==> flow/design.v <==
module divider(
    input logic [15:0]  dividend,
    output logic [15:0] quotient,
    output logic [15:0] remainder
);
    localparam logic[15:0] MAGIC = 16'h000047AF;
    logic [31:0]           temp;
    logic [31:0]           q;
    logic [15:0]           diff, t;
    assign temp = MAGIC * dividend[14:0];
    assign q = temp[31:16];
    assign diff = (dividend[14:0] - q) >> 1;
    assign t = diff + q;
    assign quotient = t >> 6;
    assign remainder[14:0] = dividend[14:0] - ((quotient << 6) + (quotient << 5) + (quotient << 2));
    assign remainder[15] = dividend[15];
endmodule
module input_circuit(
    input logic clk,
    input logic rst_n,
    input logic init_i,
    input logic stop_i,
    input logic [15:0] data_i,
    input logic valid_1,
    output logic ready_1,
    output logic [15:0] data_o,
    output logic valid_2,
    input  logic ready_2,
    output logic[15:0] total_num_turns_o
);
    logic[15:0] skid_buffer;
    logic       skid_buffer_empty;
    logic       r_init;
    logic       t1_done, t2_done;
    assign t1_done = ready_1 && valid_1;
    assign t2_done = ready_2 && valid_2;
    always_ff @(posedge clk) begin
        if(!rst_n) begin
            ready_1 <= 0;
        end
        else begin
            if(r_init)
              ready_1 <= !t1_done;
            else begin
                if(!stop_i) begin
                    if(skid_buffer_empty) begin
                        if((!valid_2) || t2_done)
                          ready_1 <= 1;
                        else ready_1 <= 0;
                    end else ready_1 <= 0;
                end
                else
                    ready_1 <= 0;
            end
        end
    end
    always_ff @(posedge clk) begin
        if(!rst_n) begin
            valid_2 <= 0;
        end
        else begin
            if(r_init)
              valid_2 <= 0;
            else begin
                if(t2_done) begin
                    if(skid_buffer_empty) begin
                        if(t1_done) begin
                            data_o <= data_i;
                            valid_2 <= 1;
                        end
                        else begin
                            valid_2 <= 0;
                        end
                    end
                    else begin
                        data_o <= skid_buffer;
                        valid_2 <= 1;
                    end
                end
                else if(!valid_2) begin
                    if(t1_done) begin
                        data_o <= data_i;
                        valid_2 <= 1;
                    end
                end
            end
        end
    end
    always_ff @(posedge clk) begin
        if(!rst_n) begin
            r_init <= 0;
            skid_buffer_empty <= 1;
        end
        else begin
            if(r_init) begin
                if(t1_done) begin
                    r_init <= 0;
                    total_num_turns_o <= data_i;
                end
            end
            else begin
                if(init_i)
                    r_init <= 1;
                if(t1_done && valid_2 && !t2_done) begin
                    skid_buffer <= data_i;
                    skid_buffer_empty <= 0;
                end
                else if(!t1_done && t2_done && !skid_buffer_empty) begin
                    skid_buffer_empty <= 1;
                end
            end
        end
    end
endmodule
module dial_solver(
        input logic [15:0] val,
        input logic        valid_i,
        input logic        clk,
        input logic        rst_n,
        input logic [15:0] full_turns,
        output logic       ready,
        output logic       valid,
        output logic [31:0] password
);
    logic signed[31:0] dial;
    logic signed[31:0] old_dial;
    logic [15:0] rval;
    typedef enum logic {
        LEFT = 0,
        RIGHT = 1
    } turn_t;
    typedef enum logic[2:0]{
        IDLE,
        READY,
        CHECK_TURN,
        R_END,
        L_END
    }state_t;
    logic turn;
    state_t state;
    assign turn = rval[15];
    always_ff @(posedge clk) begin
        if(!rst_n) begin
            ready <= 0;
            password <= 0;
            dial <= 50;
            state <= IDLE;
        end
        else begin
            unique case(state)
                IDLE: begin
                    ready <= 1;
                    state <= READY;
                end
                READY: begin
                    if(valid_i) begin
                      old_dial <= dial;
                      password <= password + full_turns;
                      rval <= val;
                      state <= CHECK_TURN;
                      ready <= 0;
                    end
                end
                CHECK_TURN: begin
                    if(turn == RIGHT) begin
                      dial <= dial + rval[14:0];
                      state <= R_END;
                    end
                    else begin
                      dial <= dial - rval[14:0];
                      state <= L_END;
                    end
                end
                R_END: begin
                    if(dial > 99) begin
                        dial <= dial - 100;
                        password <= password + 1;
                    end
                    state <= READY;
                    ready <= 1;
                end
                L_END: begin
                    if(dial < 0) begin
                      dial <= dial + 100;
                    end
                    if((dial < 0 || dial == 0) && old_dial != 0)
                        password <= password + 1;
                    state <= READY;
                    ready <= 1;
                end
            endcase
        end
    end
endmodule
module top(input logic [15:0]  data_i,
           input logic         valid_i,
           input logic         clk,
           input logic         rst_n,
           output logic        ready_o,
           output logic valid_o,
           output logic [31:0] password_o);
    logic [15:0] dividend;
    logic [15:0] quotient;
    logic [15:0] remainder;
    logic        init;
    logic        stop;
    logic [31:0] turns;
    logic        ready1;
    logic        valid2, ready2;
    logic        valid3;
    logic [15:0] cnt;
    logic [15:0] total_num_turns;
    typedef enum logic[2:0] {
        IDLE,
        CHECK_TOTAL_CNT,
        ACTIVE,
        WAIT1,
        WAIT2,
        DONE
    }state_t;
    state_t state;
    always_ff @(posedge clk) begin
        if(!rst_n) begin
            state <= IDLE;
            valid_o <= 0;
            init <= 1;
            stop <= 1;
            cnt <= 0;
        end
        else begin
            unique case(state)
                IDLE: begin
                    if(valid_i && ready_o) begin
                        init <= 0;
                        state <= CHECK_TOTAL_CNT;
                    end
                end
                CHECK_TOTAL_CNT: begin
                    if(cnt == total_num_turns) begin
                        state <= DONE;
                    end
                    else begin
                        state <= ACTIVE;
                        stop <= 0;
                        init <= 0;
                    end
                end
                ACTIVE:begin
                    if(ready_o && valid_i) begin
                        cnt <= cnt + 1;
                        if(cnt + 1 == total_num_turns) begin
                            state <= WAIT1;
                            stop <= 1;
                        end
                    end
                end
                WAIT1: begin
                    state <= WAIT2;
                end
                WAIT2: begin
                    if(ready2 && !valid2) begin
                        valid_o <= 1;
                        state <= DONE;
                    end
                end
                DONE:begin
                    valid_o <= 0;
                    stop <= 1;
                    init <= 1;
                    state <= IDLE;
                end
            endcase
        end
    end
    input_circuit ic (
        .clk (clk),
        .rst_n (rst_n),
        .data_i (data_i),
        .valid_1 (valid_i),
        .ready_1 (ready_o),
        .data_o (dividend),
        .valid_2 (valid2),
        .ready_2 (ready2),
        .total_num_turns_o (total_num_turns),
        .init_i (init),
        .stop_i (stop));
    divider d(.dividend (dividend),
              .quotient (quotient),
              .remainder (remainder));
    dial_solver ds(.val (remainder),
                  .valid_i (valid2),
                  .clk (clk),
                  .rst_n (rst_n),
                  .ready (ready2),
                  .valid (valid_3),
                  .password (password_o),
                  .full_turns (quotient));
endmodule
* Reports on top
Tool output for the design above, in the order of the flow. Line numbers count from 1 in the design file above. Operators: Yosys type, input widths -> output width; for muxes data width and select width s. Library cell names are shortened. A cell with - has no value.
Design: design top top, clock port clk, library sky130hd, library corner tt_025C_1v80

* After elaboration
Counts by Yosys on the flattened word-level netlist (proc, flatten, opt, wreduce; memories kept). Register bits leave out memories and registers merged into their read ports (data or address). Print and check cells are left out. Cells with the same type and inputs are merged into one.
Cells by class: $add $sub $neg 12, multipliers 1, $lt $le $gt $ge 2, equal/unequal tests 21, multiplexer cells 44, bitwise operators 2, reduce/logical cells 43
Operators with widths (count):
- $mul 15x15->30 const A | 1
- $pmux 32 s3 | 2
- $mux 32 | 6
- $mux 16 | 4
- $add 32x1->32 const B | 1
- $lt 32x1->1 const B | 1
- $add 32x10->32 | 1
- $add 32x15->32 | 1
- $sub 32x15->32 | 1
- $add 32x8->32 const B | 1
- $sub 32x8->32 const B | 1
- $gt 32x8->1 const B | 1
- $logic_not 32->1 | 1
- $reduce_bool 32->1 | 1
- $mux 3 | 7
- $mux 1 | 19
- $reduce_and 3->1 | 6
- $pmux 3 s6 | 1
- $sub 15x16->17 | 1
- $add 16x1->17 const B | 1
- $eq 17x16->1 | 1
- $add 16x14->16 | 1
- $eq 16x16->1 | 1
- $add 15x12->15 | 1
- $add 15x15->15 | 1
- $sub 15x15->15 | 1
- $reduce_bool 3->1 | 5
- $eq 3x2->1 const B | 4
Not listed: further kinds 19, cells in them 52.
Storage and ports: register bits 190, input port bits 19, output and inout port bits 34

* Longest topological paths
Yosys ltp: most cells in a row. Word level: on the elaborated netlist, between registers, memories and ports. Mapped: between sequential cells and ports; inverters and the memories' decode and read muxes count.
Logic depth: depth after elaboration 6, ABC_AREA 0, gate-level depth with buffers 53, depth with buffers taken out 52

* Mapped cells and area
Yosys stat after the flow's synthesis: flattened, memories mapped to cells. It holds for the ABC_AREA given above (unset counts as 0); a run with the other value may have another netlist.
Synthesis totals: cells in the netlist 2014, cell area after synthesis 18151.2 sq um, area of sequential cells 4864.7 sq um, flip-flop cells 195, buffers 56
Cells by type:
- edfxtp_1 | count 96, area in all 2.88E+03 sq um
- ha_1 | count 220, area in all 2752.64 sq um
- dfxtp_1 | count 99, area in all 1.98E+03 sq um
- fa_1 | count 90, area in all 1.8E+03 sq um
- xnor2_1 | count 90, area in all 788.256 sq um
- xor2_1 | count 85, area in all 744.464 sq um
- nor2_1 | count 196, area in all 735.706 sq um
- inv_1 | count 188, area in all 705.677 sq um
- a21oi_1 | count 139, area in all 695.667 sq um
- nand2_1 | count 155, area in all 581.808 sq um
- o21ai_0 | count 76, area in all 380.365 sq um
- a21o_1 | count 33, area in all 247.738 sq um
- nor3_1 | count 46, area in all 230.221 sq um
- o21a_1 | count 30, area in all 225.216 sq um
- nand3_1 | count 42, area in all 210.202 sq um
- a31oi_1 | count 31, area in all 193.936 sq um
- clkbuf_1 | count 48, area in all 180.173 sq um
- and3_1 | count 24, area in all 150.144 sq um
Other cell types: 78; their cells: 326. By module: a second synthesis without flattening, with its own total; a netlist apart from the flattened one above.
Second synthesis, totals: cell total of the unflattened synthesis 2197, area total of the unflattened synthesis 19840.3 sq um
Rows give one instance, submodules left out.
Modules:
- dial_solver | times used 1, cells 1094, area 9152.5 sq um, sequential area 2842.7 sq um
- divider | times used 1, cells 774, area 7019.2 sq um, sequential area 0.0 sq um
- input_circuit | times used 1, cells 126, area 1966.9 sq um, sequential area 1521.5 sq um
- top | times used 1, cells 203, area 1701.6 sq um, sequential area 500.5 sq um

* Worst setup path after synthesis
OpenSTA on the mapped netlist: ideal clock, no wires. The path of least setup slack (recovery checks aside). Input and output delay are each 20% of the period. Register names are those of the netlist, which keeps one name where synthesis merged equal registers.
Timing path post-synthesis: kind reg2reg, from register ic.data_o[5], to register ds.rval[14], clock period 13000 ps, library setup time 268 ps, data arrival time 12233 ps, setup slack 499 ps, delay of the path 12501 ps, driving pins on the path 51, synthesis period reached 12501 ps
"delay of the path" is the arrival time less input delay plus setup time. "driving pins on the path" counts driving pins, that of a launching flip-flop among them; a cell with two outputs on the path counts twice. "synthesis period reached" is the clock period less the worst setup slack; recovery checks do not enter. This is arithmetic on one report: input and output delays are still those of the set period (20% each). Between the ends stands the longest chain of elaborated cells between them, by number of cells; it is not shown to be the way that was timed. Of several equally long chains one is given. A line is the first line of the expression or statement that the cell stems from. Yosys adds cells for indexed reads and writes and turns some case tables into memories. At most two assigning lines are given for a register; there are more.
Between the ends, post-synthesis: path through edfxtp_1 > buf_1 > inv_1 > fa_1 > fa_1 > inv_1 > fa_1 > fa_1 > fa_1 > inv_1 > fa_1 > inv_1 > ha_1 > a2111oi_0 > a21bo_2 > a21o_1 > a311o_1 > xnor2_1 > (+15 left out) > xnor2_1 > fa_1 > inv_1 > fa_1 > inv_1 > ha_1 > o21a_1 > o21a_1 > o21ai_0 > nand2b_1 > and2_1 > o21a_1 > o21a_1 > o21ai_0 > nand2b_1 > a21oi_1 > xnor2_1 > xnor3_1, cells in the longest elaborated chain 6, elaborated cells on any way between the ends 6, classes of those cells 5 x add/sub; 1 x mul
RTL lines, path post-synthesis:
- start, declared | line 26 | output logic [15:0] data_o,
- start, assigned | line 68 | data_o <= data_i;
- start, assigned | line 76 | data_o <= skid_buffer;
- $mul 15x15->30 | line 10 | assign temp = MAGIC * dividend[14:0];
- $sub 15x16->17 | line 12 | assign diff = (dividend[14:0] - q) >> 1;
- $add 16x14->16 | line 13 | assign t = diff + q;
- $add 15x15->15 | line 15 | assign remainder[14:0] = dividend[14:0] - ((quotient << 6) + (quotient << 5) + (quotient << 2));
- $add 15x12->15 | line 15
- $sub 15x15->15 | line 15
- end, assigned | line 159 | rval <= val;
- end, declared | line 127 | logic [15:0] rval;

* Path in the finished layout
From the final timing report of run 2: the path of least setup slack in the routed layout; clock arrival at registers is part of the times. The path's times are printed in steps of 10 ps; the period is the one set.
Timing path after layout: kind reg2reg, from register ic.data_o[4], to register ds.rval[14], clock period 14300 ps, library setup time 260 ps, data arrival time 12180 ps, setup slack 2300 ps, driving pins on the path 53
Between the ends stands the longest chain of elaborated cells between them, by number of cells; it is not shown to be the way that was timed. Of several equally long chains one is given. At most two assigning lines are given for a register; there are more.
Between the ends, after layout: path through edfxtp_1 > buf_6 > buf_6 > ha_1 > inv_1 > fa_1 > fa_1 > inv_1 > fa_1 > fa_1 > inv_1 > fa_1 > inv_1 > ha_4 > and2_4 > and2_4 > a21o_1 > a311o_1 > (+17 left out) > buf_6 > fa_1 > inv_1 > fa_1 > inv_2 > ha_4 > o21a_1 > o21a_1 > o21ai_2 > nand2b_1 > and2_4 > o21a_1 > o21a_1 > o21ai_1 > nand2b_1 > a21oi_2 > xnor2_1 > xnor3_1, cells in the longest elaborated chain 6, elaborated cells on any way between the ends 6, classes of those cells 5 x add/sub; 1 x mul
RTL lines, path after layout:
- start, declared | line 26 | output logic [15:0] data_o,
- start, assigned | line 68 | data_o <= data_i;
- start, assigned | line 76 | data_o <= skid_buffer;
- $mul 15x15->30 | line 10 | assign temp = MAGIC * dividend[14:0];
- $sub 15x16->17 | line 12 | assign diff = (dividend[14:0] - q) >> 1;
- $add 16x14->16 | line 13 | assign t = diff + q;
- $add 15x15->15 | line 15 | assign remainder[14:0] = dividend[14:0] - ((quotient << 6) + (quotient << 5) + (quotient << 2));
- $add 15x12->15 | line 15
- $sub 15x15->15 | line 15
- end, assigned | line 159 | rval <= val;
- end, declared | line 127 | logic [15:0] rval;

Data sheet: physical implementation of top

2 stored runs of top in the flow (synthesis by Yosys, layout by OpenROAD, sky130hd cells), in arbitrary order. Constraints: input delay and output delay 20% of the set period each, output load 0.01 pF.
"period reached": clock period set for the run, less the worst setup slack. It is reckoned from that one timing run; input and output delays stay at 20% of the period that was set.
"time used up by the worst setup path" is the time allowed to the run's worst setup path (the clock period less input and output delay, where it has them) less its slack. Clock arrival times count: a late capture clock shortens it, a late launch clock lengthens it.
"time used up by the worst setup path" is given in steps of 10 ps.

[run 1] flow files
==> flow/run.sh <==
#!/bin/bash
# the make line also repeats the synthesis and layout settings of config.mk as NAME=value (left out here)
make -C /OpenROAD-flow-scripts/flow DESIGN_CONFIG=/design/flow/config.mk WORK_HOME=/design/flow/orfs CLKGATE_MAP_FILE= finish
==> flow/config.mk <==
export PLATFORM = sky130hd
export DESIGN_NAME = top
export DESIGN_NICKNAME = top
export VERILOG_FILES = /design/flow/design.v
export SDC_FILE = /design/flow/constraint.sdc
export NUM_CORES = 4
export LEC_CHECK = 0
export CAP_MARGIN = 20
export CORE_MARGIN = 2
export CORE_UTILIZATION = 67
export CTS_CLUSTER_DIAMETER = 278
export CTS_CLUSTER_SIZE = 11
export MAX_ROUTING_LAYER = met5
export PLACE_DENSITY = 0.95
export SLEW_MARGIN = 20
export TNS_END_PERCENT = 100
==> flow/constraint.sdc <==
create_clock -name core_clock -period 8.22 [get_ports {clk}]
set_input_delay 1.6440 -clock core_clock [delete_from_list [all_inputs] [get_ports {clk}]]
set_output_delay 1.6440 -clock core_clock [all_outputs]
set_load 0.01 [all_outputs]

[run 1] result: stopped before the end: routing reported GRT-0116

[run 2] flow files
==> flow/run.sh <==
#!/bin/bash
# the make line also repeats the synthesis and layout settings of config.mk as NAME=value (left out here)
make -C /OpenROAD-flow-scripts/flow DESIGN_CONFIG=/design/flow/config.mk WORK_HOME=/design/flow/orfs CLKGATE_MAP_FILE= finish
==> flow/config.mk <==
export PLATFORM = sky130hd
export DESIGN_NAME = top
export DESIGN_NICKNAME = top
export VERILOG_FILES = /design/flow/design.v
export SDC_FILE = /design/flow/constraint.sdc
export NUM_CORES = 4
export LEC_CHECK = 0
export CAP_MARGIN = 20
export CELL_PAD_IN_SITES_GLOBAL_PLACEMENT = 0
export CORE_ASPECT_RATIO = 0.75
export CORE_MARGIN = 2
export CORE_UTILIZATION = 48
export CTS_CLUSTER_DIAMETER = 387
export CTS_CLUSTER_SIZE = 38
export GPL_TIMING_DRIVEN = 0
export MAX_ROUTING_LAYER = met5
export PLACE_DENSITY_LB_ADDON = 0.27
export SETUP_SLACK_MARGIN = 2.56
export SLEW_MARGIN = 20
==> flow/constraint.sdc <==
create_clock -name core_clock -period 14.3 [get_ports {clk}]
set_input_delay 2.8600 -clock core_clock [delete_from_list [all_inputs] [get_ports {clk}]]
set_output_delay 2.8600 -clock core_clock [all_outputs]
set_load 0.01 [all_outputs]

[run 2] result: lowest setup slack 2300 ps; utilization after layout 0.576; period reached 12000 ps; worst hold slack in the final report 454 ps; time used up by the worst setup path 12000 ps; critical path type reg2reg; cell area after synthesis 18151.2 sq um; standard-cell area of the final layout 21401.8 sq um; total die area 39402.3 sq um
